==> flow/design.v <==
module pc (
    input   wire                clk,
    input   wire                rst,
    input   wire                pause_i,
    input   wire                sel_i,
    input   wire[15:0]  br_addr_i,
    output  wire[15:0]  pc4_o,
    output  reg[15:0]   pc_o
);
assign pc4_o = pc_o + 4;
always @(posedge clk or posedge rst) begin
    if(rst) begin
        pc_o <= 16'h0000;
    end else if (pause_i == 1'b1) begin
        pc_o <= pc_o;
    end else if (sel_i == 1'b1)begin
        pc_o <= br_addr_i;
    end else begin
        pc_o <= pc_o + 4;
    end
end
endmodule  
module if_id (
    input   wire                clk,
    input   wire                rst,
    input   wire                pause_i,
    input   wire[15:0]  pc_i,
    input   wire[15:0]  pc4_i,
    input   wire[31:0]      inst_i,
    input   wire                flush_i,
    output  reg[15:0]   pc_o,
    output  reg[15:0]   pc4_o,
    output  reg[31:0]       inst_o
);
always @(posedge clk or posedge rst) begin
    if(rst) begin
        pc_o   <= 16'b0;
        pc4_o  <= 16'b0;
        inst_o <= 32'b0;
    end else if(flush_i) begin
        pc_o   <= 16'b0;
        pc4_o  <= 16'b0;
        inst_o <= 32'b0;
    end else if(pause_i == 1'b1) begin
        pc_o   <= pc_o;
        pc4_o  <= pc4_o;
        inst_o <= inst_o;
    end else begin
        pc_o   <= pc_i;
        pc4_o  <= pc4_i;
        inst_o <= inst_i;
    end
end
endmodule  
module regfile (
    input   wire                clk,
    input   wire                wen,
    input   wire[4:0]   waddr,
    input   wire[4:0]   raddr1,
    input   wire[4:0]   raddr2,
    input   wire[31:0]      wdata,
    output  wire[31:0]      data1_o,     
    output  wire[31:0]      data2_o      
);
reg [31:0]  regs[0:31];
assign  data1_o = (raddr1 == 5'b00000) ? 32'h0000_0000 
                  : (wen && raddr1 == waddr) ?  wdata
                  : regs[raddr1];
assign  data2_o = (raddr2 == 5'b00000) ? 32'h0000_0000 
                  : (wen && raddr2 == waddr) ?  wdata
                  : regs[raddr2];
always @(posedge clk) begin
    if(wen) begin
        regs[waddr] <= wdata;
    end else begin
        regs[0] <= 32'h0000_0000; 
    end
end
endmodule  
module ctrl (
    input   wire        rst,
    input   wire[6:0]   opcode,
    input   wire[2:0]   func3,
    input   wire[6:0]   func7,
    output  reg         inst_valid,
    output  reg[2:0]    imm_sel,
    output  reg         reg_wen,
    output  reg         op1_sel,
    output  reg         op2_sel,
    output  reg[1:0]    alu_sel,
    output  reg[3:0]    alu_op,
    output  reg         mem_wen,
    output  reg[1:0]    wb_sel,
    output  reg[2:0]    br_sel,
    output  wire        is_jalr_o
);
assign is_jalr_o = (opcode == 7'b1100111) && (func3 == 3'b000);
always @(*) begin
    if(rst) begin
        inst_valid = 1'b0;
        imm_sel    = 3'b000;
        reg_wen    = 1'b0;
        op1_sel    = 1'b0;
        op2_sel    = 1'b1;
        alu_sel    = 2'b00;
        alu_op     = 4'b0000;
        mem_wen    = 1'b0;
        wb_sel     = 2'b00;
        br_sel     = 3'b000;
    end
    else begin
        case (opcode)
            7'b0110011: begin
                case (func7[5]) 
                    1'b0: begin
                        case (func3)
                            3'b000: begin        
                                inst_valid = 1'b1;             
                                imm_sel    = 3'b000;
                                reg_wen    = 1'b1;
                                op1_sel    = 1'b1;
                                op2_sel    = 1'b0;
                                alu_sel    = 2'b01;
                                alu_op     = 4'b0001;
                                mem_wen    = 1'b0;
                                wb_sel     = 2'b10;
                                br_sel     = 3'b000;
                            end
                            3'b010: begin      
                                inst_valid = 1'b1;                 
                                imm_sel    = 3'b000;
                                reg_wen    = 1'b1;
                                op1_sel    = 1'b1;
                                op2_sel    = 1'b0;
                                alu_sel    = 2'b01;
                                alu_op     = 4'b1011;
                                mem_wen    = 1'b0;
                                wb_sel     = 2'b10;
                                br_sel     = 3'b000;
                            end
                            3'b011: begin     
                                inst_valid = 1'b1;                   
                                imm_sel    = 3'b000;
                                reg_wen    = 1'b1;
                                op1_sel    = 1'b1;
                                op2_sel    = 1'b0;
                                alu_sel    = 2'b01;
                                alu_op     = 4'b1100;
                                mem_wen    = 1'b0;
                                wb_sel     = 2'b10;
                                br_sel     = 3'b000;
                            end
                            3'b111: begin     
                                inst_valid = 1'b1;                  
                                imm_sel    = 3'b000;
                                reg_wen    = 1'b1;
                                op1_sel    = 1'b1;
                                op2_sel    = 1'b0;
                                alu_sel    = 2'b11;
                                alu_op     = 4'b1000;
                                mem_wen    = 1'b0;
                                wb_sel     = 2'b10;
                                br_sel     = 3'b000;
                            end
                            3'b110: begin    
                                inst_valid = 1'b1;               
                                imm_sel    = 3'b000;
                                reg_wen    = 1'b1;
                                op1_sel    = 1'b1;
                                op2_sel    = 1'b0;
                                alu_sel    = 2'b11;
                                alu_op     = 4'b1001;
                                mem_wen    = 1'b0;
                                wb_sel     = 2'b10;
                                br_sel     = 3'b000;
                            end
                            3'b100: begin     
                                inst_valid = 1'b1;                 
                                imm_sel    = 3'b000;
                                reg_wen    = 1'b1;
                                op1_sel    = 1'b1;
                                op2_sel    = 1'b0;
                                alu_sel    = 2'b11;
                                alu_op     = 4'b1010;
                                mem_wen    = 1'b0;
                                wb_sel     = 2'b10;
                                br_sel     = 3'b000;
                            end
                            3'b001: begin   
                                inst_valid = 1'b1;                    
                                imm_sel    = 3'b000;
                                reg_wen    = 1'b1;
                                op1_sel    = 1'b1;
                                op2_sel    = 1'b0;
                                alu_sel    = 2'b10;
                                alu_op     = 4'b0101;
                                mem_wen    = 1'b0;
                                wb_sel     = 2'b10;
                                br_sel     = 3'b000;
                            end
                            3'b101: begin    
                                inst_valid = 1'b1;                    
                                imm_sel    = 3'b000;
                                reg_wen    = 1'b1;
                                op1_sel    = 1'b1;
                                op2_sel    = 1'b0;
                                alu_sel    = 2'b10;
                                alu_op     = 4'b0110;
                                mem_wen    = 1'b0;
                                wb_sel     = 2'b10;
                                br_sel     = 3'b000;
                            end
                            default begin
                                inst_valid = 1'b0;
                                imm_sel    = 3'b000;
                                reg_wen    = 1'b0;
                                op1_sel    = 1'b0;
                                op2_sel    = 1'b1;
                                alu_sel    = 2'b00;
                                alu_op     = 4'b0000;
                                mem_wen    = 1'b0;
                                wb_sel     = 2'b00;
                                br_sel     = 3'b000;
                            end
                        endcase
                    end
                    1'b1: begin
                        case (func3)
                            3'b000: begin   
                                inst_valid = 1'b1;                    
                                imm_sel    = 3'b000;
                                reg_wen    = 1'b1;
                                op1_sel    = 1'b1;
                                op2_sel    = 1'b0;
                                alu_sel    = 2'b01;
                                alu_op     = 4'b0010;
                                mem_wen    = 1'b0;
                                wb_sel     = 2'b10;
                                br_sel     = 3'b000;
                            end
                            3'b101: begin
                                inst_valid = 1'b1;
                                imm_sel    = 3'b000;
                                reg_wen    = 1'b1;
                                op1_sel    = 1'b1;
                                op2_sel    = 1'b0;
                                alu_sel    = 2'b10;
                                alu_op     = 4'b0111;
                                mem_wen    = 1'b0;
                                wb_sel     = 2'b10;
                                br_sel     = 3'b000;
                            end
                            default begin
                                inst_valid = 1'b0;
                                imm_sel    = 3'b000;
                                reg_wen    = 1'b0;
                                op1_sel    = 1'b0;
                                op2_sel    = 1'b1;
                                alu_sel    = 2'b00;
                                alu_op     = 4'b0000;
                                mem_wen    = 1'b0;
                                wb_sel     = 2'b00;
                                br_sel     = 3'b000;
                            end
                        endcase
                    end
                    default begin
                        inst_valid = 1'b0;
                        imm_sel    = 3'b000;
                        reg_wen    = 1'b0;
                        op1_sel    = 1'b0;
                        op2_sel    = 1'b1;
                        alu_sel    = 2'b00;
                        alu_op     = 4'b0000;
                        mem_wen    = 1'b0;
                        wb_sel     = 2'b00;
                        br_sel     = 3'b000;
                    end
                endcase
            end
            7'b0010011: begin
                case (func3)
                    3'b000: begin       
                        inst_valid = 1'b1;                 
                        imm_sel    = 3'b001;
                        reg_wen    = 1'b1;
                        op1_sel    = 1'b1;
                        op2_sel    = 1'b1;
                        alu_sel    = 2'b01;
                        alu_op     = 4'b0001;
                        mem_wen    = 1'b0;
                        wb_sel     = 2'b10;
                        br_sel     = 3'b000;
                    end
                    3'b010: begin       
                        inst_valid = 1'b1;                
                        imm_sel    = 3'b001;
                        reg_wen    = 1'b1;
                        op1_sel    = 1'b1;
                        op2_sel    = 1'b1;
                        alu_sel    = 2'b01;
                        alu_op     = 4'b1011;
                        mem_wen    = 1'b0;
                        wb_sel     = 2'b10;
                        br_sel     = 3'b000;
                    end
                    3'b011: begin      
                        inst_valid = 1'b1;                  
                        imm_sel    = 3'b001;
                        reg_wen    = 1'b1;
                        op1_sel    = 1'b1;
                        op2_sel    = 1'b1;
                        alu_sel    = 2'b01;
                        alu_op     = 4'b1100;
                        mem_wen    = 1'b0;
                        wb_sel     = 2'b10;
                        br_sel     = 3'b000;
                    end
                    3'b111: begin     
                        inst_valid = 1'b1;                  
                        imm_sel    = 3'b001;
                        reg_wen    = 1'b1;
                        op1_sel    = 1'b1;
                        op2_sel    = 1'b1;
                        alu_sel    = 2'b11;
                        alu_op     = 4'b1000;
                        mem_wen    = 1'b0;
                        wb_sel     = 2'b10;
                        br_sel     = 3'b000;
                    end
                    3'b110: begin        
                        inst_valid = 1'b1;                
                        imm_sel    = 3'b001;
                        reg_wen    = 1'b1;
                        op1_sel    = 1'b1;
                        op2_sel    = 1'b1;
                        alu_sel    = 2'b11;
                        alu_op     = 4'b1001;
                        mem_wen    = 1'b0;
                        wb_sel     = 2'b10;
                        br_sel     = 3'b000;
                    end 
                    3'b100: begin     
                        inst_valid = 1'b1;                  
                        imm_sel    = 3'b001;
                        reg_wen    = 1'b1;
                        op1_sel    = 1'b1;
                        op2_sel    = 1'b1;
                        alu_sel    = 2'b11;
                        alu_op     = 4'b1010;
                        mem_wen    = 1'b0;
                        wb_sel     = 2'b10;
                        br_sel     = 3'b000;
                    end
                    3'b001: begin     
                        inst_valid = 1'b1;                  
                        imm_sel    = 3'b001;
                        reg_wen    = 1'b1;
                        op1_sel    = 1'b1;
                        op2_sel    = 1'b1;
                        alu_sel    = 2'b10;
                        alu_op     = 4'b0101;
                        mem_wen    = 1'b0;
                        wb_sel     = 2'b10;
                        br_sel     = 3'b000;
                    end
                    3'b101: begin   
                        inst_valid = 1'b1;                    
                        imm_sel    = 3'b001;
                        reg_wen    = 1'b1;
                        op1_sel    = 1'b1;
                        op2_sel    = 1'b1;
                        alu_sel    = 2'b10;
                        mem_wen    = 1'b0;
                        wb_sel     = 2'b10;
                        br_sel     = 3'b000;
                        if(func7[5]) begin
                            alu_op = 4'b0111;
                        end else begin
                            alu_op = 4'b0110;
                        end
                    end
                    default begin
                        inst_valid = 1'b0;
                        imm_sel    = 3'b000;
                        reg_wen    = 1'b0;
                        op1_sel    = 1'b0;
                        op2_sel    = 1'b1;
                        alu_sel    = 2'b00;
                        alu_op     = 4'b0000;
                        mem_wen    = 1'b0;
                        wb_sel     = 2'b00;
                        br_sel     = 3'b000;
                    end
                endcase
            end
            7'b0000011: begin
                case (func3)
                    3'b010: begin
                        inst_valid = 1'b1;
                        imm_sel    = 3'b001;
                        reg_wen    = 1'b1;
                        op1_sel    = 1'b1;
                        op2_sel    = 1'b1;
                        alu_sel    = 2'b01;
                        alu_op     = 4'b0001;
                        mem_wen    = 1'b0;
                        wb_sel     = 2'b11;
                        br_sel     = 3'b000;
                    end
                    default begin
                        inst_valid = 1'b0;
                        imm_sel    = 3'b000;
                        reg_wen    = 1'b0;
                        op1_sel    = 1'b0;
                        op2_sel    = 1'b1;
                        alu_sel    = 2'b00;
                        alu_op     = 4'b0000;
                        mem_wen    = 1'b0;
                        wb_sel     = 2'b00;
                        br_sel     = 3'b000;
                    end
                endcase
            end
            7'b1100111: begin
                if(func3 == 3'b000) begin
                        inst_valid = 1'b1;                       
                        imm_sel    = 3'b001;
                        reg_wen    = 1'b1;
                        op1_sel    = 1'b0;
                        op2_sel    = 1'b1;
                        alu_sel    = 2'b00;
                        alu_op     = 4'b0000;
                        mem_wen    = 1'b0;
                        wb_sel     = 2'b01;
                        br_sel     = 3'b111;
                end else begin     
                    inst_valid = 1'b0;
                    imm_sel    = 3'b000;
                    reg_wen    = 1'b0;
                    op1_sel    = 1'b0;
                    op2_sel    = 1'b1;
                    alu_sel    = 2'b00;
                    alu_op     = 4'b0000;
                    mem_wen    = 1'b0;
                    wb_sel     = 2'b00;
                    br_sel     = 3'b000;
                end
            end
            7'b0100011: begin
                case (func3)
                    3'b010: begin
                        inst_valid = 1'b1;
                        imm_sel    = 3'b010;
                        reg_wen    = 1'b0;
                        op1_sel    = 1'b1;
                        op2_sel    = 1'b1;
                        alu_sel    = 2'b01;
                        alu_op     = 4'b0001;
                        mem_wen    = 1'b1;
                        wb_sel     = 2'b00;
                        br_sel     = 3'b000;
                    end
                    default begin     
                        inst_valid = 1'b0;
                        imm_sel    = 3'b000;
                        reg_wen    = 1'b0;
                        op1_sel    = 1'b0;
                        op2_sel    = 1'b1;
                        alu_sel    = 2'b00;
                        alu_op     = 4'b0000;
                        mem_wen    = 1'b0;
                        wb_sel     = 2'b00;
                        br_sel     = 3'b000;
                    end
                endcase
            end
            7'b1100011: begin
                case (func3)
                    3'b000: begin
                        inst_valid = 1'b1;
                        imm_sel    = 3'b011;
                        reg_wen    = 1'b0;
                        op1_sel    = 1'b0;
                        op2_sel    = 1'b1;
                        alu_sel    = 2'b01;
                        alu_op     = 4'b0001;
                        mem_wen    = 1'b0;
                        wb_sel     = 2'b00;
                        br_sel     = 3'b001;
                    end
                    3'b001: begin
                        inst_valid = 1'b1;
                        imm_sel    = 3'b011;
                        reg_wen    = 1'b0;
                        op1_sel    = 1'b0;
                        op2_sel    = 1'b1;
                        alu_sel    = 2'b01;
                        alu_op     = 4'b0001;
                        mem_wen    = 1'b0;
                        wb_sel     = 2'b00;
                        br_sel     = 3'b010;
                    end
                    3'b100: begin
                        inst_valid = 1'b1;
                        imm_sel    = 3'b011;
                        reg_wen    = 1'b0;
                        op1_sel    = 1'b0;
                        op2_sel    = 1'b1;
                        alu_sel    = 2'b01;
                        alu_op     = 4'b0001;
                        mem_wen    = 1'b0;
                        wb_sel     = 2'b00;
                        br_sel     = 3'b011;
                    end
                    3'b110: begin
                        inst_valid = 1'b1;
                        imm_sel    = 3'b011;
                        reg_wen    = 1'b0;
                        op1_sel    = 1'b0;
                        op2_sel    = 1'b1;
                        alu_sel    = 2'b01;
                        alu_op     = 4'b0001;
                        mem_wen    = 1'b0;
                        wb_sel     = 2'b00;
                        br_sel     = 3'b100;
                    end
                    3'b101: begin
                        inst_valid = 1'b1;
                        imm_sel    = 3'b011;
                        reg_wen    = 1'b0;
                        op1_sel    = 1'b0;
                        op2_sel    = 1'b1;
                        alu_sel    = 2'b01;
                        alu_op     = 4'b0001;
                        mem_wen    = 1'b0;
                        wb_sel     = 2'b00;
                        br_sel     = 3'b101;
                    end
                    3'b111: begin 
                        inst_valid = 1'b1;   
                        imm_sel    = 3'b011;
                        reg_wen    = 1'b0;
                        op1_sel    = 1'b0;
                        op2_sel    = 1'b1;
                        alu_sel    = 2'b01;
                        alu_op     = 4'b0001;
                        mem_wen    = 1'b0;
                        wb_sel     = 2'b00;
                        br_sel     = 3'b110;
                    end
                    default begin   
                        inst_valid = 1'b0;
                        imm_sel    = 3'b000;
                        reg_wen    = 1'b0;
                        op1_sel    = 1'b0;
                        op2_sel    = 1'b1;
                        alu_sel    = 2'b00;
                        alu_op     = 4'b0000;
                        mem_wen    = 1'b0;
                        wb_sel     = 2'b00;
                        br_sel     = 3'b000;
                    end
                endcase
            end
            7'b0110111: begin
                inst_valid = 1'b1;
                imm_sel    = 3'b100;
                reg_wen    = 1'b1;
                op1_sel    = 1'b1;
                op2_sel    = 1'b1;
                alu_sel    = 2'b01;
                alu_op     = 4'b0011;
                mem_wen    = 1'b0;
                wb_sel     = 2'b10;
                br_sel     = 3'b000;
            end
            7'b0010111: begin       
                inst_valid = 1'b1;      
                imm_sel    = 3'b100;
                reg_wen    = 1'b1;
                op1_sel    = 1'b0;
                op2_sel    = 1'b1;
                alu_sel    = 2'b01;
                alu_op     = 4'b0001;
                mem_wen    = 1'b0;
                wb_sel     = 2'b10;
                br_sel     = 3'b000;
            end
            7'b1101111: begin
                inst_valid = 1'b1;
                imm_sel    = 3'b101;
                reg_wen    = 1'b1;
                op1_sel    = 1'b0;
                op2_sel    = 1'b1;
                alu_sel    = 2'b01;
                alu_op     = 4'b0001;
                mem_wen    = 1'b0;
                wb_sel     = 2'b01;
                br_sel     = 3'b111;
            end
            default begin
                inst_valid = 1'b0;
                imm_sel    = 3'b000;
                reg_wen    = 1'b0;
                op1_sel    = 1'b0;
                op2_sel    = 1'b1;
                alu_sel    = 2'b00;
                alu_op     = 4'b0000;
                mem_wen    = 1'b0;
                wb_sel     = 2'b00;
                br_sel     = 3'b000;
            end
        endcase
    end
end
endmodule  
module imm_gen (
    input   wire            rst,
    input   wire[2:0]       sel_i,
    input   wire[31:7]      data_i,
    output  reg[31:0]   imm_o
);
always @(*) begin
    if(rst) begin
        imm_o = 32'h0000_0000;
    end else begin
        case (sel_i)
            3'b001: begin
                imm_o = { { 20{data_i[31]} }, data_i[31:20]};
            end
            3'b010: begin
                imm_o = { { 20{data_i[31]} } , data_i[31:25], data_i[11:7]};
            end
            3'b011: begin
                imm_o = { { 20{data_i[31]} } , data_i[7], data_i[30:25], data_i[11:8], 1'b0};
            end
            3'b100: begin
                imm_o = { data_i[31:12], 12'b0};
            end
            3'b101: begin
                imm_o = {  { 12{data_i[31]} }, data_i[19:12], data_i[20], data_i[30:21], 1'b0 };
            end
            default begin
                imm_o = 32'h0000_0000;
            end
        endcase
    end
end
endmodule  
module branch (
    input   wire            rst,
    input   wire[2:0]       sel_i,
    input   wire[31:0]  data1_i,
    input   wire[31:0]  data2_i,
    input   wire[15:0]      pc_i,
    input   wire[15:0]      imm_i,
    input   wire            is_jalr_i,
    output  wire[15:0]      br_addr_o,
    output  reg             pc_sel_o
);
assign br_addr_o = (is_jalr_i) ? (data1_i + imm_i) : pc_i + imm_i;
wire[31:0] data_sub = data1_i + ( ~data2_i + 1 );
wire data1_eq_data2 = (data1_i == data2_i);
wire data1_lt_data2 = ( (sel_i == 3'b011) || (sel_i == 3'b101) ) ?
                            (  ( data1_i[31] && !data2_i[31])
                            || ( data1_i[31] &&  data2_i[31] && data_sub[31])
                            || (!data1_i[31] && !data2_i[31] && data_sub[31]) )
                            :  ( data1_i < data2_i );
always @(*) begin
    if(rst) begin
        pc_sel_o = 1'b0;
    end else begin
        case (sel_i)
            3'b001: begin
                pc_sel_o = data1_eq_data2;
            end
            3'b010: begin
                pc_sel_o = ~data1_eq_data2;
            end          
            3'b011,3'b100: begin
                pc_sel_o = data1_lt_data2;
            end     
            3'b101,3'b110: begin
                pc_sel_o = ~data1_lt_data2;
            end
            3'b111: begin
                pc_sel_o = 1'b1;
            end
            default begin
                pc_sel_o = 1'b0;
            end
        endcase
    end
end
endmodule  
module id (
    input   wire                rst,
    input   wire[31:0]      inst_i,
    input   wire[31:0]      rdata1_i,
    input   wire[31:0]      rdata2_i,
    input   wire[15:0]          pc_i,
    output  wire                inst_valid_o,
    output  wire                pc_sel_o,
    output  wire[15:0]          br_addr_o,
    output  wire                reg_wen_o,
    output  wire[4:0]   reg_waddr_o,
    output  wire[31:0]      op1_o,
    output  wire[31:0]      op2_o,
    output  wire[1:0]           alu_sel_o,
    output  wire[3:0]           alu_op_o,
    output  wire                mem_wen_o,
    output  wire[31:0]      mem_wdata_o,
    output  wire[1:0]           wb_sel_o,
    input   wire                ex_wen_i,
    input   wire[4:0]   ex_waddr_i,
    input   wire[31:0]      ex_wdata_i,
    input   wire                mem_wen_i,
    input   wire[4:0]   mem_waddr_i,
    input   wire[31:0]      mem_wdata_i,
    output  wire                op1_sel_o,
    output  wire[4:0]   raddr1_o,
    output  wire                op2_sel_o,
    output  wire[4:0]   raddr2_o
);
wire[2:0]    ctrl_imm_sel_o;
wire         ctrl_op1_sel_o;
wire         ctrl_op2_sel_o;
wire[2:0]    ctrl_br_sel_o;
wire         ctrl_is_jalr_o;
wire[31:0]  immgen_imm_o;
wire    reg1_ex_forward = (ex_wen_i == 1'b1) && (ex_waddr_i == inst_i[19:15]);
wire    reg1_mem_forward = (mem_wen_i == 1'b1) && (mem_waddr_i == inst_i[19:15]);
wire    reg2_ex_forward = (ex_wen_i == 1'b1) && (ex_waddr_i == inst_i[24:20]);
wire    reg2_mem_forward = (mem_wen_i == 1'b1) && (mem_waddr_i == inst_i[24:20]);
wire[31:0]    reg1_data = (inst_i[19:15] == 5'b00000) ? 32'h0000_0000 
                                : (reg1_ex_forward == 1'b1) ? ex_wdata_i
                                : (reg1_mem_forward == 1'b1) ? mem_wdata_i
                                : rdata1_i ;
wire[31:0]    reg2_data = (inst_i[24:20] == 5'b00000) ? 32'h0000_0000
                                : (reg2_ex_forward == 1'b1) ? ex_wdata_i
                                : (reg2_mem_forward == 1'b1) ? mem_wdata_i
                                : rdata2_i ;
assign op1_o = (ctrl_op1_sel_o == 1'b0) ? {16'b0,pc_i} 
                : reg1_data;
assign op2_o = (ctrl_op2_sel_o == 1'b1) ? immgen_imm_o 
                : reg2_data;
ctrl u_ctrl(
    .rst(rst),
    .opcode(inst_i[6:0]),
    .func3(inst_i[14:12]),
    .func7(inst_i[31:25]),
    .inst_valid(inst_valid_o),
    .imm_sel(ctrl_imm_sel_o),
    .reg_wen(reg_wen_o),
    .op1_sel(ctrl_op1_sel_o),
    .op2_sel(ctrl_op2_sel_o),
    .alu_sel(alu_sel_o),
    .alu_op(alu_op_o),
    .mem_wen(mem_wen_o),
    .wb_sel(wb_sel_o),
    .br_sel(ctrl_br_sel_o),
    .is_jalr_o(ctrl_is_jalr_o)
);
imm_gen u_imm_gen(
    .rst(rst),
    .sel_i(ctrl_imm_sel_o),
    .data_i(inst_i[31:7]),
    .imm_o(immgen_imm_o)
);
branch u_branch(
    .rst(rst),
    .sel_i(ctrl_br_sel_o),
    .data1_i(reg1_data),
    .data2_i(reg2_data),
    .pc_i(pc_i),
    .imm_i(immgen_imm_o[15:0]),
    .is_jalr_i(ctrl_is_jalr_o),
    .pc_sel_o(pc_sel_o),
    .br_addr_o(br_addr_o)
);
assign reg_waddr_o = inst_i[11:7];
assign mem_wdata_o = reg2_data;
wire uses_rs1 = (inst_i[6:0] == 7'b0110011)  || (inst_i[6:0] == 7'b0010011) ||
                (inst_i[6:0] == 7'b0000011) || (inst_i[6:0] == 7'b1100111) ||
                (inst_i[6:0] == 7'b0100011)  || (inst_i[6:0] == 7'b1100011);
wire uses_rs2 = (inst_i[6:0] == 7'b0110011)  || (inst_i[6:0] == 7'b0100011)  ||
                (inst_i[6:0] == 7'b1100011);
assign op1_sel_o = uses_rs1 ? 1'b1 : 1'b0;
assign raddr1_o  = inst_i[19:15];
assign op2_sel_o = uses_rs2 ? 1'b0 : 1'b1;
assign raddr2_o  = inst_i[24:20]; 
endmodule  
module id_ex (
    input   wire                clk,
    input   wire                rst,
    input   wire                pause_i,
    input   wire                inst_valid_i,
    input   wire[31:0]      op1_i,
    input   wire[31:0]      op2_i,
    input   wire[1:0]           alu_sel_i,
    input   wire[3:0]           alu_op_i,
    input   wire                reg_wen_i,
    input   wire[4:0]   reg_waddr_i,
    input   wire[1:0]           wb_sel_i,
    input   wire[15:0]  pc_i,
    input   wire[15:0]  pc4_i,
    input   wire                mem_wen_i,
    input   wire[31:0]      mem_wdata_i,
    output  reg                 inst_valid_o,
    output  reg[31:0]       op1_o,
    output  reg[31:0]       op2_o,
    output  reg[1:0]            alu_sel_o,
    output  reg[3:0]            alu_op_o,
    output  reg                 reg_wen_o,
    output  reg[4:0]    reg_waddr_o,
    output  reg[1:0]            wb_sel_o,
    output  reg[15:0]   pc_o,
    output  reg[15:0]   pc4_o,
    output  reg                 mem_wen_o,
    output  reg[31:0]       mem_wdata_o
);
always @(posedge clk or posedge rst) begin
    if(rst) begin
        inst_valid_o <= 1'b0;
        op1_o        <= 32'h0000_0000;
        op2_o        <= 32'h0000_0000;
        alu_sel_o    <= 2'b00;
        alu_op_o     <= 4'b0000;
        reg_wen_o    <= 1'b0;
        reg_waddr_o  <= 5'b00000;
        wb_sel_o     <= 2'b00;
        pc_o         <= 16'h0000;
        pc4_o        <= 16'h0000;
        mem_wen_o    <= 1'b0;
        mem_wdata_o  <= 1'b0;
    end else if(pause_i == 1'b1) begin
        inst_valid_o <= 1'b0;
        op1_o        <= 32'h0000_0000;
        op2_o        <= 32'h0000_0000;
        alu_sel_o    <= 2'b00;
        alu_op_o     <= 4'b0000;
        reg_wen_o    <= 1'b0;
        reg_waddr_o  <= 5'b00000;
        wb_sel_o     <= 2'b00;
        pc_o         <= 16'h0000;
        pc4_o        <= 16'h0000;
        mem_wen_o    <= 1'b0;
        mem_wdata_o  <= 1'b0;
    end else begin
        inst_valid_o <= inst_valid_i;
        op1_o        <= op1_i;
        op2_o        <= op2_i;
        alu_sel_o    <= alu_sel_i;
        alu_op_o     <= alu_op_i;
        reg_wen_o    <= reg_wen_i;
        reg_waddr_o  <= reg_waddr_i;
        wb_sel_o     <= wb_sel_i;
        pc_o         <= pc_i;
        pc4_o        <= pc4_i;
        mem_wen_o    <= mem_wen_i;
        mem_wdata_o  <= mem_wdata_i;
    end
end
endmodule  
module alu (
    input   wire            rst,
    input   wire[31:0]  num1_i,
    input   wire[31:0]  num2_i,
    input   wire[1:0]       sel,    
    input   wire[3:0]       op,     
    output  reg[31:0]       result_o
);
reg[31:0]   result_arith;
reg[31:0]   result_shift;
reg[31:0]   result_logic;
wire[31:0] num_add = num1_i + num2_i;
wire[31:0] num_sub = num1_i + ( ~num2_i + 1 );
wire num1_eq_num2 = (num1_i == num2_i);
wire num1_lt_num2 = ( op == 4'b1011) ?
                            (  ( num1_i[31] && !num2_i[31])
                            || ( num1_i[31] &&  num2_i[31] && num_sub[31])
                            || (!num1_i[31] && !num2_i[31] && num_sub[31]) )
                            :  ( num1_i < num2_i );
always @(*) begin
    if(rst) begin
        result_arith = 32'h0000_0000;
    end else begin
        case (op)
            4'b0001: begin
                result_arith = num_add;
            end
            4'b0010: begin
                result_arith = num_sub;
            end
            4'b0011: begin
                result_arith = num2_i;
            end
            4'b1011,4'b1100: begin
                result_arith = num1_lt_num2;
            end
            default begin
                result_arith = 32'h0000_0000;
            end        
        endcase
    end
end
always @(*) begin
    if(rst) begin
        result_shift = 32'h0000_0000;
    end else begin
        case (op)
            4'b0101: begin
                result_shift = num1_i << num2_i[4:0];
            end
            4'b0110: begin
                result_shift = num1_i >> num2_i[4:0];
            end
            4'b0111: begin
                result_shift = $signed( num1_i ) >>> num2_i[4:0];
            end
            default begin
                result_shift = 32'h0000_0000;
            end
        endcase
    end
end
always @(*) begin
    if(rst) begin
        result_logic = 32'h0000_0000;
    end else begin
        case (op)
            4'b1000: begin
                result_logic = num1_i & num2_i;
            end
            4'b1001: begin
                result_logic = num1_i | num2_i;
            end
            4'b1010: begin
                result_logic = num1_i ^ num2_i;
            end
            default begin
                result_logic = 32'h0000_0000;
            end
        endcase
    end 
end
always @(*) begin
    case (sel)
        2'b01: begin
            result_o = result_arith;
        end
        2'b11: begin
            result_o = result_logic;
        end
        2'b10: begin
            result_o = result_shift;
        end
        default begin
            result_o = 32'h0000_0000;
        end
    endcase
end
endmodule  
module ex (      
    input  wire                 rst,
    input  wire                 inst_valid_i,
    input  wire[31:0]       op1_i,
    input  wire[31:0]       op2_i,
    input  wire[1:0]            alu_sel_i,
    input  wire[3:0]            alu_op_i,
    input  wire                 reg_wen_i,
    input  wire[4:0]    reg_waddr_i,
    input  wire[1:0]            wb_sel_i,
    input  wire[15:0]   pc_i,
    input  wire[15:0]   pc4_i,
    input  wire                 mem_wen_i,
    input  wire[31:0]       mem_wdata_i, 
    output wire                 inst_valid_o,
    output wire                 mem_wen_o,
    output wire[31:0]       mem_wdata_o,
    output wire                 reg_wen_o,
    output wire[4:0]    reg_waddr_o,
    output wire[31:0]       alu_result_o,
    output wire[1:0]            wb_sel_o,
    output wire[15:0]           pc_o,
    output wire[15:0]           pc4_o,
    output wire[31:0]       data_forward_o
);
assign inst_valid_o = inst_valid_i;
assign mem_wen_o = mem_wen_i;
assign mem_wdata_o = mem_wdata_i;
assign reg_wen_o = reg_wen_i;
assign reg_waddr_o = reg_waddr_i;
assign wb_sel_o = wb_sel_i;
assign pc_o  = pc_i;
assign pc4_o = pc4_i;
alu u_alu(
    .rst(rst),
    .num1_i(op1_i),
    .num2_i(op2_i),
    .sel(alu_sel_i),
    .op(alu_op_i),
    .result_o(alu_result_o)
);
assign data_forward_o = wb_sel_i == (2'b01) ? {16'b0,pc4_i} : alu_result_o;
endmodule  
module ex_mem (
    input   wire                clk,
    input   wire                rst,
    input   wire                pause_i, 
    input   wire                inst_valid_i,
    input   wire                mem_wen_i,
    input   wire[31:0]      mem_wdata_i,
    input   wire                reg_wen_i,
    input   wire[4:0]   reg_waddr_i,
    input   wire[31:0]      alu_result_i,
    input   wire[1:0]           wb_sel_i, 
    input   wire[15:0]          pc_i,
    input   wire[15:0]          pc4_i,
    output   reg                inst_valid_o,
    output   reg                mem_wen_o,
    output   reg[31:0]      mem_wdata_o,
    output   reg                reg_wen_o,
    output   reg[4:0]   reg_waddr_o,
    output   reg[31:0]      alu_result_o,
    output   reg[1:0]           wb_sel_o,
    output   reg[15:0]          pc_o,
    output   reg[15:0]          pc4_o
);
always @(posedge clk or posedge rst) begin
    if(rst) begin
        inst_valid_o <= 1'b0;
        mem_wen_o    <= 1'b0;
        mem_wdata_o  <= 32'h0000_0000;
        reg_wen_o    <= 1'b0;
        reg_waddr_o  <= 5'b00000;
        alu_result_o <= 32'h0000_0000;
        wb_sel_o     <= 2'b00;
        pc_o         <= 16'h0000;
        pc4_o        <= 16'h0000;
    end else if(pause_i == 1'b1) begin
        inst_valid_o <= 1'b0;
        mem_wen_o    <= 1'b0;
        mem_wdata_o  <= 32'h0000_0000;
        reg_wen_o    <= 1'b0;
        reg_waddr_o  <= 5'b00000;
        alu_result_o <= 32'h0000_0000;
        wb_sel_o     <= 2'b00;
        pc_o         <= 16'h0000;
        pc4_o        <= 16'h0000;
    end else begin
        inst_valid_o <= inst_valid_i;
        mem_wen_o    <= mem_wen_i;
        mem_wdata_o  <= mem_wdata_i;
        reg_wen_o    <= reg_wen_i;
        reg_waddr_o  <= reg_waddr_i;
        alu_result_o <= alu_result_i;
        wb_sel_o     <= wb_sel_i;
        pc_o         <= pc_i;
        pc4_o        <= pc4_i;
    end
end
endmodule  
module mem (
    input   wire[31:0]      alu_result_i,
    input   wire[1:0]           wb_sel_i,
    input   wire[15:0]          pc4_i,
    input   wire[31:0]      dm_data_i,
    output  wire[31:0]      reg_wdata_o
);
assign  reg_wdata_o = (wb_sel_i == 2'b10) ? alu_result_i
                        : (wb_sel_i == 2'b01) ? pc4_i
                        : (wb_sel_i == 2'b11) ? dm_data_i
                        : 32'h0000_0000;
endmodule  
module mem_wb (
    input   wire                clk,
    input   wire                rst,
    input   wire                pause_i, 
    input   wire                inst_valid_i,
    input   wire                reg_wen_i,
    input   wire[4:0]   reg_waddr_i,
    input   wire[31:0]      reg_wdata_i,
    input   wire[15:0]          pc_i,
    output  reg                 inst_valid_o,
    output  reg                 reg_wen_o,
    output  reg[4:0]    reg_waddr_o,
    output  reg[31:0]       reg_wdata_o,
    output  reg[15:0]           pc_o
);
always @(posedge clk or posedge rst) begin
    if(rst) begin
        inst_valid_o <= 1'b0;
        reg_wen_o    <= 1'b0;
        reg_waddr_o  <= 5'b00000;
        reg_wdata_o  <= 32'h0000_0000;
        pc_o         <= 16'h0000;
    end else if(pause_i == 1'b1) begin
        inst_valid_o <= 1'b0;
        reg_wen_o    <= 1'b0;
        reg_waddr_o  <= 5'b00000;
        reg_wdata_o  <= 32'h0000_0000;
        pc_o         <= 16'h0000;
    end else begin
        inst_valid_o <= inst_valid_i;
        reg_wen_o    <= reg_wen_i;
        reg_waddr_o  <= reg_waddr_i;
        reg_wdata_o  <= reg_wdata_i;
        pc_o         <= pc_i;
    end
end
endmodule  
module bubble (
    input   wire                rst,
    input   wire                ex_wen_i,
    input   wire[1:0]           ex_wb_sel_i,
    input   wire[4:0]   ex_reg_waddr_i,
    input   wire                id_op1_sel_i,
    input   wire[4:0]   id_raddr1_i,
    input   wire                id_op2_sel_i,
    input   wire[4:0]   id_raddr2_i,
    output  reg                 pc_pause_o,
    output  reg                 ifid_pause_o,
    output  reg                 idex_pause_o,
    output  reg                 exmem_pause_o,
    output  reg                 memwb_pause_o
);
wire    lu_pause = (ex_wen_i == 1'b1) && ( ex_wb_sel_i == 2'b11 ) 
                && ( ( id_op1_sel_i == 1'b1 && id_raddr1_i == ex_reg_waddr_i)
                    || (id_op2_sel_i == 1'b0 && id_raddr2_i == ex_reg_waddr_i) );
always @(*) begin
    if(rst) begin
        pc_pause_o    = 1'b0; 
        ifid_pause_o  = 1'b0;
        idex_pause_o  = 1'b0;
        exmem_pause_o = 1'b0;
        memwb_pause_o = 1'b0;
    end else if(lu_pause) begin
        pc_pause_o    = 1'b1; 
        ifid_pause_o  = 1'b1;
        idex_pause_o  = 1'b1;
        exmem_pause_o = 1'b0;
        memwb_pause_o = 1'b0;
    end else begin
        pc_pause_o    = 1'b0; 
        ifid_pause_o  = 1'b0;
        idex_pause_o  = 1'b0;
        exmem_pause_o = 1'b0;
        memwb_pause_o = 1'b0;
    end
end
endmodule  
module miniRV (
    input   wire                clk,
    input   wire                rst,
    input   wire[31:0]      inst_i,
    input   wire[31:0]      mem_rdata_i,
    output  wire[13:0]   inst_addr_o,
    output  wire[15:0]          mem_addr_o,
    output  wire                mem_wen_o,
    output  wire[31:0]      mem_wdata_o,
    output          debug_wb_have_inst,    
    output [31:0]   debug_wb_pc,           
    output          debug_wb_ena,          
    output [4:0]    debug_wb_reg,          
    output [31:0]   debug_wb_value         
);
wire                pc_sel_i;
wire                id_pc_sel_o;
wire[15:0]          pc_br_addr_i;
wire[15:0]  pc_pc_o;
wire[15:0]  pc_pc4_o;
assign inst_addr_o = pc_pc_o[15:2];
wire[15:0]          ifid_pc_o;
wire[15:0]          ifid_pc4_o;
wire[31:0]      ifid_inst_o;
wire                idex_inst_valid_i;
wire[31:0]      idex_op1_i;
wire[31:0]      idex_op2_i;
wire[1:0]           idex_alu_sel_i;
wire[3:0]           idex_alu_op_i;
wire                idex_reg_wen_i;
wire[4:0]   idex_reg_waddr_i;
wire[1:0]           idex_wb_sel_i;
wire                idex_mem_wen_i;
wire[31:0]      idex_mem_wdata_i;
wire[31:0]      idex_op1_o;
wire[31:0]      idex_op2_o;
wire[1:0]           idex_alu_sel_o;
wire[3:0]           idex_alu_op_o;
wire                idex_reg_wen_o;
wire[4:0]   idex_reg_waddr_o;
wire[1:0]           idex_wb_sel_o;
wire[15:0]  idex_pc_o;
wire[15:0]  idex_pc4_o;
wire                idex_mem_wen_o;
wire[31:0]      idex_mem_wdata_o;
wire[31:0]      ex_data_forward_o;
wire                exmem_inst_valid_i;
wire                exmem_mem_wen_i;
wire[31:0]      exmem_mem_wdata_i;
wire                exmem_reg_wen_i;
wire[4:0]   exmem_reg_waddr_i;
wire[31:0]      exmem_alu_result_i;
wire[1:0]           exmem_wb_sel_i;
wire[15:0]          exmem_pc4_i;
wire                exmem_inst_valid_o;
wire                exmem_reg_wen_o;
wire[4:0]   exmem_reg_waddr_o;
wire[31:0]      exmem_alu_result_o;
wire[1:0]           exmem_wb_sel_o;
wire[15:0]          exmem_pc4_o;
wire[15:0]          exmem_pc_i;
wire[15:0]          exmem_pc_o;
wire                memwb_reg_wen_i;
wire[4:0]   memwb_reg_waddr_i;
wire[31:0]      memwb_reg_wdata_i;
wire[15:0]          trace_pc; 
wire                regfile_wen_i;
wire[31:0]      regfile_wdata_i;
wire[4:0]   regfile_waddr_i;
wire[4:0]   regfile_raddr1_i;
wire[4:0]   regfile_raddr2_i;
wire[31:0]      regfile_data1_o;
wire[31:0]      regfile_data2_o;
wire[31:0]      alu_num1_i;
wire[31:0]      alu_num2_i;
wire[1:0]           alu_sel_i;    
wire[5:0]           alu_op_i;     
wire                bubble_id_op1_sel_i;
wire[4:0]   bubble_id_raddr1_i;
wire                bubble_id_op2_sel_i;
wire[4:0]   bubble_id_raddr2_i;
wire                bubble_pc_pause_o;
wire                bubble_ifid_pause_o;
wire                bubble_idex_pause_o;
wire                bubble_exmem_pause_o;
wire                bubble_memwb_pause_o;
pc u_pc(
    .clk(clk),
    .rst(rst),
    .pause_i(bubble_pc_pause_o),
    .sel_i(pc_sel_i),
    .br_addr_i(pc_br_addr_i),
    .pc4_o(pc_pc4_o),
    .pc_o(pc_pc_o)
);
if_id u_if_id(
    .clk(clk),
    .rst(rst),
    .pause_i(bubble_ifid_pause_o),
    .pc_i(pc_pc_o),
    .pc4_i(pc_pc4_o),
    .inst_i(inst_i),
    .flush_i(pc_sel_i),
    .pc_o(ifid_pc_o),
    .pc4_o(ifid_pc4_o),
    .inst_o(ifid_inst_o)
);
regfile u_regfile(
    .clk(clk),
    .wen(regfile_wen_i),
    .waddr(regfile_waddr_i),
    .raddr1(ifid_inst_o[19:15]),
    .raddr2(ifid_inst_o[24:20]),
    .wdata(regfile_wdata_i),
    .data1_o(regfile_data1_o),
    .data2_o(regfile_data2_o)
);
id u_id(
    .rst(rst),
    .inst_i(ifid_inst_o),
    .rdata1_i(regfile_data1_o),
    .rdata2_i(regfile_data2_o),
    .pc_i(ifid_pc_o),
    .pc_sel_o(id_pc_sel_o),
    .br_addr_o(pc_br_addr_i),
    .reg_wen_o(idex_reg_wen_i),
    .reg_waddr_o(idex_reg_waddr_i),
    .inst_valid_o(idex_inst_valid_i),
    .op1_o(idex_op1_i),
    .op2_o(idex_op2_i),
    .alu_sel_o(idex_alu_sel_i),
    .alu_op_o(idex_alu_op_i),
    .mem_wen_o(idex_mem_wen_i),
    .mem_wdata_o(idex_mem_wdata_i),
    .wb_sel_o(idex_wb_sel_i),
    .ex_wen_i(exmem_reg_wen_i),
    .ex_waddr_i(exmem_reg_waddr_i),
    .ex_wdata_i(ex_data_forward_o),
    .mem_wen_i(exmem_reg_wen_o),
    .mem_waddr_i(exmem_reg_waddr_o),
    .mem_wdata_i(memwb_reg_wdata_i),
    .op1_sel_o(bubble_id_op1_sel_i),
    .raddr1_o(bubble_id_raddr1_i),
    .op2_sel_o(bubble_id_op2_sel_i),
    .raddr2_o(bubble_id_raddr2_i)
);
wire idex_inst_valid_o;
id_ex u_id_ex(
    .clk(clk),
    .rst(rst),
    .pause_i(bubble_idex_pause_o),
    .inst_valid_i(idex_inst_valid_i),
    .op1_i(idex_op1_i),
    .op2_i(idex_op2_i),
    .alu_sel_i(idex_alu_sel_i),
    .alu_op_i(idex_alu_op_i),
    .reg_wen_i(idex_reg_wen_i),
    .reg_waddr_i(idex_reg_waddr_i),
    .wb_sel_i(idex_wb_sel_i),
    .pc_i(ifid_pc_o),
    .pc4_i(ifid_pc4_o),
    .mem_wen_i(idex_mem_wen_i),
    .mem_wdata_i(idex_mem_wdata_i),
    .inst_valid_o(idex_inst_valid_o),
    .op1_o(idex_op1_o),
    .op2_o(idex_op2_o),
    .alu_sel_o(idex_alu_sel_o),
    .alu_op_o(idex_alu_op_o),
    .reg_wen_o(idex_reg_wen_o),
    .reg_waddr_o(idex_reg_waddr_o),
    .wb_sel_o(idex_wb_sel_o),
    .pc_o(idex_pc_o),
    .pc4_o(idex_pc4_o),
    .mem_wen_o(idex_mem_wen_o),
    .mem_wdata_o(idex_mem_wdata_o)
);
ex u_ex(
    .rst(rst),
    .inst_valid_i(idex_inst_valid_o),
    .op1_i(idex_op1_o),
    .op2_i(idex_op2_o),
    .alu_sel_i(idex_alu_sel_o),
    .alu_op_i(idex_alu_op_o),
    .reg_wen_i(idex_reg_wen_o),
    .reg_waddr_i(idex_reg_waddr_o),
    .wb_sel_i(idex_wb_sel_o),
    .pc_i(idex_pc_o),
    .pc4_i(idex_pc4_o),
    .mem_wen_i(idex_mem_wen_o),
    .mem_wdata_i(idex_mem_wdata_o),
    .inst_valid_o(exmem_inst_valid_i),
    .mem_wen_o(exmem_mem_wen_i),
    .mem_wdata_o(exmem_mem_wdata_i),
    .reg_wen_o(exmem_reg_wen_i),
    .reg_waddr_o(exmem_reg_waddr_i),
    .alu_result_o(exmem_alu_result_i),
    .wb_sel_o(exmem_wb_sel_i),
    .pc_o(exmem_pc_i),
    .pc4_o(exmem_pc4_i),
    .data_forward_o(ex_data_forward_o)
);
ex_mem u_ex_mem(
    .clk(clk),
    .rst(rst),
    .pause_i(bubble_exmem_pause_o),
    .inst_valid_i(exmem_inst_valid_i),
    .mem_wen_i(exmem_mem_wen_i),
    .mem_wdata_i(exmem_mem_wdata_i),
    .reg_wen_i(exmem_reg_wen_i),
    .reg_waddr_i(exmem_reg_waddr_i),
    .alu_result_i(exmem_alu_result_i),
    .wb_sel_i(exmem_wb_sel_i), 
    .pc4_i(exmem_pc4_i),
    .inst_valid_o(exmem_inst_valid_o),
    .mem_wen_o(mem_wen_o),
    .mem_wdata_o(mem_wdata_o),
    .reg_wen_o(exmem_reg_wen_o),
    .reg_waddr_o(exmem_reg_waddr_o),
    .alu_result_o(exmem_alu_result_o),
    .wb_sel_o(exmem_wb_sel_o), 
    .pc4_o(exmem_pc4_o),
    .pc_i(exmem_pc_i),
    .pc_o(exmem_pc_o)
);
mem u_mem(
    .alu_result_i(exmem_alu_result_o),
    .wb_sel_i(exmem_wb_sel_o),
    .pc4_i(exmem_pc4_o),
    .dm_data_i(mem_rdata_i),
    .reg_wdata_o(memwb_reg_wdata_i)
);
mem_wb u_mem_wb(
    .clk(clk),
    .rst(rst),
    .pause_i(bubble_memwb_pause_o),
    .inst_valid_i(exmem_inst_valid_o),
    .reg_wen_i(exmem_reg_wen_o),
    .reg_waddr_i(exmem_reg_waddr_o),
    .reg_wdata_i(memwb_reg_wdata_i),
    .inst_valid_o(debug_wb_have_inst),
    .reg_wen_o(regfile_wen_i),
    .reg_waddr_o(regfile_waddr_i),
    .reg_wdata_o(regfile_wdata_i),
    .pc_i(exmem_pc_o),
    .pc_o(trace_pc)
);
bubble u_bubble(
    .rst(rst),
    .ex_wen_i(idex_reg_wen_o),
    .ex_wb_sel_i(idex_wb_sel_o),
    .ex_reg_waddr_i(idex_reg_waddr_o),
    .id_op1_sel_i(bubble_id_op1_sel_i),
    .id_raddr1_i(bubble_id_raddr1_i),
    .id_op2_sel_i(bubble_id_op2_sel_i),
    .id_raddr2_i(bubble_id_raddr2_i),
    .pc_pause_o(bubble_pc_pause_o),
    .ifid_pause_o(bubble_ifid_pause_o),
    .idex_pause_o(bubble_idex_pause_o),
    .exmem_pause_o(bubble_exmem_pause_o),
    .memwb_pause_o(bubble_memwb_pause_o)
);
assign mem_addr_o = exmem_alu_result_o[15:0];
assign pc_sel_i = id_pc_sel_o & ~bubble_pc_pause_o;
assign debug_wb_pc        = {16'b0,trace_pc};
assign debug_wb_ena       = regfile_wen_i;
assign debug_wb_reg       = regfile_waddr_i;
assign debug_wb_value     = regfile_wdata_i;
endmodule  
=== From RTL to reports: miniRV ===
What the tools print for miniRV, step after step.
Lines are those of the file above, counted from 1.
Library cell names are shortened.
Not given: -

* Top: miniRV
* Clock input: clk
* Standard-cell library: sky130hd
* Timing corner: tt_025C_1v80

=== Word-level counts ===
Yosys after proc, flatten, opt, wreduce and memory -nomap, before mapping. Memory bits, and registers merged into a memory's read port (data or address), are not among the register bits. Print and check cells are not counted.
Memory sizes are those after Yosys's memory passes, which may raise the word count (mostly to a power of two), join words into wider ones and drop unused or constant bits.

* $add $sub $neg: 8
* $lt $le $gt $ge: 2
* Equality and inequality tests: 57
* Shift-type cells: 3
* Multiplexer cells: 115
* Bitwise gates (word level): 10
* Reduce/logical cells: 55

{| class="wikitable"
|+ Operators with widths
! cell !! count
|-
| 32-bit two-way mux || 25
|-
| 32-bit parallel mux with 3-bit select || 3
|-
| 32-bit parallel mux with 5-bit select || 1
|-
| 32-bit parallel mux with 4-bit select || 1
|-
| 16-bit two-way mux || 8
|-
| 32-bit adder || 3
|-
| 32-bit by 1-bit adder with 32-bit output (second input constant) || 2
|-
| 32-bit less-than comparator || 2
|-
| 32-bit inverter || 2
|-
| 5-bit == test || 8
|-
| 16-bit adder || 2
|-
| 32-bit == test || 1
|-
| 32-bit AND || 1
|-
| 32-bit bitwise OR || 1
|-
| 32-bit XOR || 1
|-
| 32-bit by 5-bit << shifter with 32-bit output || 1
|-
| 32-bit by 5-bit >> shifter with 32-bit output || 1
|-
| 32-bit by 5-bit >>> shifter with 32-bit output || 1
|-
| 32-bit OR reduction || 1
|-
| 4-bit parallel mux with 8-bit select || 1
|-
| 1-bit two-way mux || 32
|-
| 3-bit == test (second input constant) || 10
|-
| 4-bit parallel mux with 6-bit select || 1
|-
| 3-bit parallel mux with 8-bit select || 1
|-
| 1-bit logical AND || 21
|-
| 7-bit by 6-bit == test with 1-bit output (second input constant) || 3
|-
| 7-bit == test (second input constant) || 3
|-
| 4-bit == test (second input constant) || 5
|}

Not listed: further kinds 38, cells in them 108.

* Flip-flop bits (word level): 385
* RAM bits: 1024
* Bits in read-only memories: 48
* Memories: 2
* Input port bits: 66
* Output and inout bits: 134
* Elaborated cells: 282

{| class="wikitable"
|+ Memories
! name !! words !! width !! read ports !! wr ports !! RTL line !! source
|-
| u_regfile.regs || 32 || 32 || 2 || 1 || 65 || <nowiki>reg [31:0]  regs[0:31];</nowiki>
|-
| (no name shown) || 8 || 6 || 1 || 0 || 116 || <nowiki>case (func3)</nowiki>
|}

=== Depth ===
Yosys ltp: most cells in a row. Word level: on the elaborated netlist, between registers, memories and ports. Mapped: between sequential cells and ports; inverters and the memories' decode and read muxes count.

* Depth in word-level cells: 25
* ABC_AREA: 1
* Gate-level depth with buffers: 48
* Mapped depth without buffers: 43

=== Synthesis result ===
The flow's flattened synthesis, as Yosys stat reports it; memories are mapped. The netlist is that of the ABC_AREA named above (0 if unset); the other value can give another one.
The area totals of this step are shown rounded.

* Mapped cells: 9260
* Chip area (Yosys): 78200 µm²
* Sequential part of the area: 40230 µm²
* Mapped flip-flops: 1403
* Buffers: 661

{| class="wikitable"
|+ Cells by type
! cell type !! count !! area in all (µm²)
|-
| edfxtp_1 || 1024 || 3.07E+04
|-
| dfrtp_1 || 379 || 9.48E+03
|-
| nand2_1 || 2183 || 8.19E+03
|-
| a21oi_1 || 989 || 4.95E+03
|-
| nand3_1 || 785 || 3.93E+03
|-
| o21ai_0 || 764 || 3.82E+03
|-
| nor2_1 || 724 || 2.72E+03
|-
| inv_1 || 653 || 2.45E+03
|-
| ha_1 || 145 || 1814.24
|-
| buf_2 || 330 || 1.65E+03
|-
| o211ai_1 || 163 || 1.22E+03
|-
| clkbuf_1 || 204 || 765.734
|-
| o311ai_0 || 78 || 683.155
|-
| a31oi_1 || 102 || 638.112
|-
| nand4_1 || 87 || 544.272
|-
| a22oi_1 || 52 || 390.374
|-
| buf_4 || 45 || 337.824
|-
| o221ai_1 || 38 || 332.819
|}

Not listed: further types 49, cells in them 515.

=== Timing after synthesis ===
Source: OpenSTA report_checks on the synthesized netlist (no wires, ideal clock, input and output delay 20% of the period each), path of least setup slack; recovery checks are left aside. Register names are those of the netlist, which keeps one name where synthesis merged equal registers.

* Kind: input -> register
* From: input port rst
* To: register u_pc.pc_o[15]
* Period: 9.5 ns
* External input delay: 1.900 ns
* Library setup time: 0.119 ns
* Time at the first pin: 1.900 ns
* Arrival: 15.823 ns
* Required time: 9.381 ns
* Path slack: -6.442 ns
* Path delay: 14.042 ns
* Stages on the path: 9
* Buffers on the path: 3
* Synthesis period reached: 15.942 ns

"path delay" = arrival - input delay + setup time.
"stages on the path": output pins that drive a net of the path, with the launching flip-flop's if there is one; two outputs of one cell count as two.
"synthesis period reached" = period - worst setup slack (recovery checks aside). The figure is calculated, with input and output delays left at 20% of the set period.
The rows between start and end are the longest chain of elaborated cells between them; the timing report does not say that the signal goes this way. Where chains are equally long, one stands for them.
Each line given opens the expression or statement behind the cell; cells for indexed reads and writes are added by Yosys, which also makes memories of some case tables.
At most two assigning lines are given for a register; there are more.

* Cells stage by stage: buf_2 > inv_1 > clkbuf_1 > o21ai_0 > nand2_1 > nand3_2 > buf_2 > a21oi_1 > nand2_1
* Length of the longest elaborated chain: 17
* Elaborated cells between the ends (all ways): 54
* Classes of those cells: 4 x add/sub; 1 x compare; 13 x eq/ne; 19 x mux; 5 x logic; 12 x reduce/logical

{| class="wikitable"
|+ RTL lines, path post-synthesis
! what !! RTL line !! source
|-
| start: declaration || 1156 || <nowiki>input   wire                rst,</nowiki>
|-
| 32-bit two-way mux || 909 || <nowiki>if(rst) begin</nowiki>
|-
| 32-bit parallel mux with 3-bit select || 949 || <nowiki>case (sel)</nowiki>
|-
| 32-bit two-way mux || 1006 || <nowiki>assign data_forward_o = wb_sel_i == (2'b01) ? {16'b0,pc4_i} : alu_result_o;</nowiki>
|-
| 32-bit two-way mux || 741 || <nowiki>: (reg2_ex_forward == 1'b1) ? ex_wdata_i</nowiki>
|-
| 32-bit two-way mux || 740 || <nowiki>wire[31:0]    reg2_data = (inst_i[24:20] == 5'b00000) ? 32'h0000_0000</nowiki>
|-
| 32-bit inverter || 663 || <nowiki>wire[31:0] data_sub = data1_i + ( ~data2_i + 1 );</nowiki>
|-
| 32-bit by 1-bit adder with 32-bit output || 663 ||
|-
| [... 2 more ...] || - ||
|-
| 1-bit logical OR (2 in a row) || 666 || <nowiki>(  ( data1_i[31] && !data2_i[31])</nowiki>
|-
| 1-bit two-way mux || 665 || <nowiki>wire data1_lt_data2 = ( (sel_i == 3'b011) || (sel_i == 3'b101) ) ?</nowiki>
|-
| 1-bit inverter || 685 || <nowiki>pc_sel_o = ~data1_lt_data2;</nowiki>
|-
| 1-bit parallel mux with 5-bit select || 674 || <nowiki>case (sel_i)</nowiki>
|-
| 1-bit two-way mux || 671 || <nowiki>if(rst) begin</nowiki>
|-
| 1-bit AND || 1416 || <nowiki>assign pc_sel_i = id_pc_sel_o & ~bubble_pc_pause_o;</nowiki>
|-
| 16-bit two-way mux || 16 || <nowiki>end else if (sel_i == 1'b1)begin</nowiki>
|-
| end: assignment || 15 || <nowiki>pc_o <= pc_o;</nowiki>
|-
| end: assignment || 17 || <nowiki>pc_o <= br_addr_i;</nowiki>
|-
| end: declaration || 8 || <nowiki>output  reg[15:0]   pc_o</nowiki>
|}

=== Worst path after layout ===
From the final timing report of flow run A: the path of least setup slack in the routed layout; clock arrival at registers is part of the times.

* Kind: register -> register
* From: register u_id_ex.op2_o[0]
* To: register u_if_id.inst_o[11]
* Period: 5.03 ns
* Library setup time: 0.14 ns
* Time at the first pin: 0.84 ns
* Arrival: 6.31 ns
* Required time: 5.71 ns
* Path slack: -0.60 ns
* Stages on the path: 37
* Buffers on the path: 6

At most two assigning lines are given for a register; there are more.

* Cells stage by stage: dfrtp_2 > buf_12 > inv_4 > buf_8 > buf_4 > nand2_1 > nand3_1 > a21boi_2 > nand2_1 > nand2_1 > nand2_1 > o21ai_0 > nand2_1 > nand2_1 > nand3_1 > nand3_4 > nand2_1 > nand3_1 > nand2_1 > ha_1 > nand2_1 > nor3_2 > buf_4 > a21oi_1 > o21ai_2 > a41oi_2 > fa_2 > nand2_1 > nand2_1 > nand2_1 > nand2_1 > nand2_2 > nand3_4 > clkbuf_16 > buf_16 > nand3_2 > o21ai_1
* Elaborated cells between the ends (all ways): 50
* Classes of those cells: 5 x add/sub; 2 x compare; 2 x eq/ne; 3 x shift; 17 x mux; 8 x logic; 13 x reduce/logical

{| class="wikitable"
|+ RTL lines, path after layout
! what !! RTL line !! source
|-
| start: declaration || 812 || <nowiki>output  reg[31:0]       op2_o,</nowiki>
|-
| start: assignment || 827 || <nowiki>op2_o        <= 32'h0000_0000;</nowiki>
|-
| start: assignment || 853 || <nowiki>op2_o        <= op2_i;</nowiki>
|-
| end: assignment || 47 || <nowiki>inst_o <= inst_o;</nowiki>
|-
| end: assignment || 51 || <nowiki>inst_o <= inst_i;</nowiki>
|-
| end: declaration || 33 || <nowiki>output  reg[31:0]       inst_o</nowiki>
|}

No chain of elaborated cells between the ends is given.
Some nets on the timed path still bear RTL names; the line given drives or declares the net.

{| class="wikitable"
|+ Named nets, after layout
! signal !! RTL line !! source
|-
| exmem_alu_result_i[8] || 949 || <nowiki>case (sel)</nowiki>
|}

Appendix: measured runs

miniRV through Yosys and OpenROAD on sky130hd: 3 stored runs, unordered, with their settings and measured results. The constraints put input and output delay at 20% of the set period each and load the outputs with 0.01 pF.
"period reached" = clock period - worst setup slack. The figure is calculated, with input and output delays left at 20% of the set period.
"critical path time" is the time allowed to the run's worst setup path (the clock period less input and output delay, where it has them) less its slack. Clock arrival times count: a late capture clock shortens it, a late launch clock lengthens it.
"overall power" is the tool's figure for a default switching activity; nothing was simulated.
Values from the reports are rounded here.

=== Flow run A ===
{| class="wikitable"
! Setting !! Value
|-
| ABC_AREA || 1
|-
| CAP_MARGIN || 10
|-
| CELL_PAD_IN_SITES_DETAIL_PLACEMENT || 1
|-
| CELL_PAD_IN_SITES_GLOBAL_PLACEMENT || 1
|-
| CORE_MARGIN || 5
|-
| CORE_UTILIZATION || 38
|-
| CTS_CLUSTER_DIAMETER || 134
|-
| HOLD_SLACK_MARGIN || -0.04
|-
| MAX_ROUTING_LAYER || met4
|-
| PLACE_DENSITY || 0.45
|-
| SLEW_MARGIN || 15
|-
| TNS_END_PERCENT || 10
|-
| period_ns || 5.03
|-
! Result !! Value
|-
| Summed negative setup slack || -40.24 ns
|-
| Area inside the die boundary || 215000 µm²
|-
| Lowest hold slack || 0.348 ns
|-
| Chip area after synthesis (Yosys) || 78200 µm²
|-
| Critical path time || 5.63 ns
|-
| Worst setup path kind || register -> register
|-
| Standard-cell area of the final layout || 103700 µm²
|-
| Final design utilization || 0.506
|-
| Period reached || 5.630 ns
|-
| Overall power || 32.21 mW
|-
| Setup slack of the critical path || -0.600 ns
|}

=== Flow run B ===
{| class="wikitable"
! Setting !! Value
|-
| period_ns || 9.5
|-
| CAP_MARGIN || 20
|-
| CORE_MARGIN || 2
|-
| CORE_UTILIZATION || 40
|-
| SLEW_MARGIN || 20
|-
! Result !! Value
|-
| Summed negative setup slack || 0.000 ns
|-
| Area inside the die boundary || 192200 µm²
|-
| Lowest hold slack || 0.334 ns
|-
| Chip area after synthesis (Yosys) || 75490 µm²
|-
| Critical path time || 8.73 ns
|-
| Worst setup path kind || register -> register
|-
| Standard-cell area of the final layout || 85910 µm²
|-
| Final design utilization || 0.458
|-
| Period reached || 8.726 ns
|-
| Overall power || 14.58 mW
|-
| Setup slack of the critical path || 0.774 ns
|}

=== Flow run C ===
{| class="wikitable"
! Setting !! Value
|-
| CAP_MARGIN || 5
|-
| CELL_PAD_IN_SITES_GLOBAL_PLACEMENT || 2
|-
| CORE_MARGIN || 7
|-
| CORE_UTILIZATION || 64
|-
| CTS_CLUSTER_DIAMETER || 226
|-
| CTS_CLUSTER_SIZE || 43
|-
| GPL_ROUTABILITY_DRIVEN || 0
|-
| HOLD_SLACK_MARGIN || 0.14
|-
| MIN_ROUTING_LAYER || met1
|-
| PLACE_DENSITY || 0.44
|-
| TNS_END_PERCENT || 65
|-
| period_ns || 14.1
|-
| SLEW_MARGIN || 20
|-
! Result !! Value
|-
| Summed negative setup slack || 0.000 ns
|-
| Area inside the die boundary || 127800 µm²
|-
| Lowest hold slack || 0.360 ns
|-
| Chip area after synthesis (Yosys) || 75490 µm²
|-
| Critical path time || 7.01 ns
|-
| Worst setup path kind || input -> register
|-
| Standard-cell area of the final layout || 79750 µm²
|-
| Final design utilization || 0.684
|-
| Period reached || 9.832 ns
|-
| Overall power || 7.295 mW
|-
| Setup slack of the critical path || 4.268 ns
|}
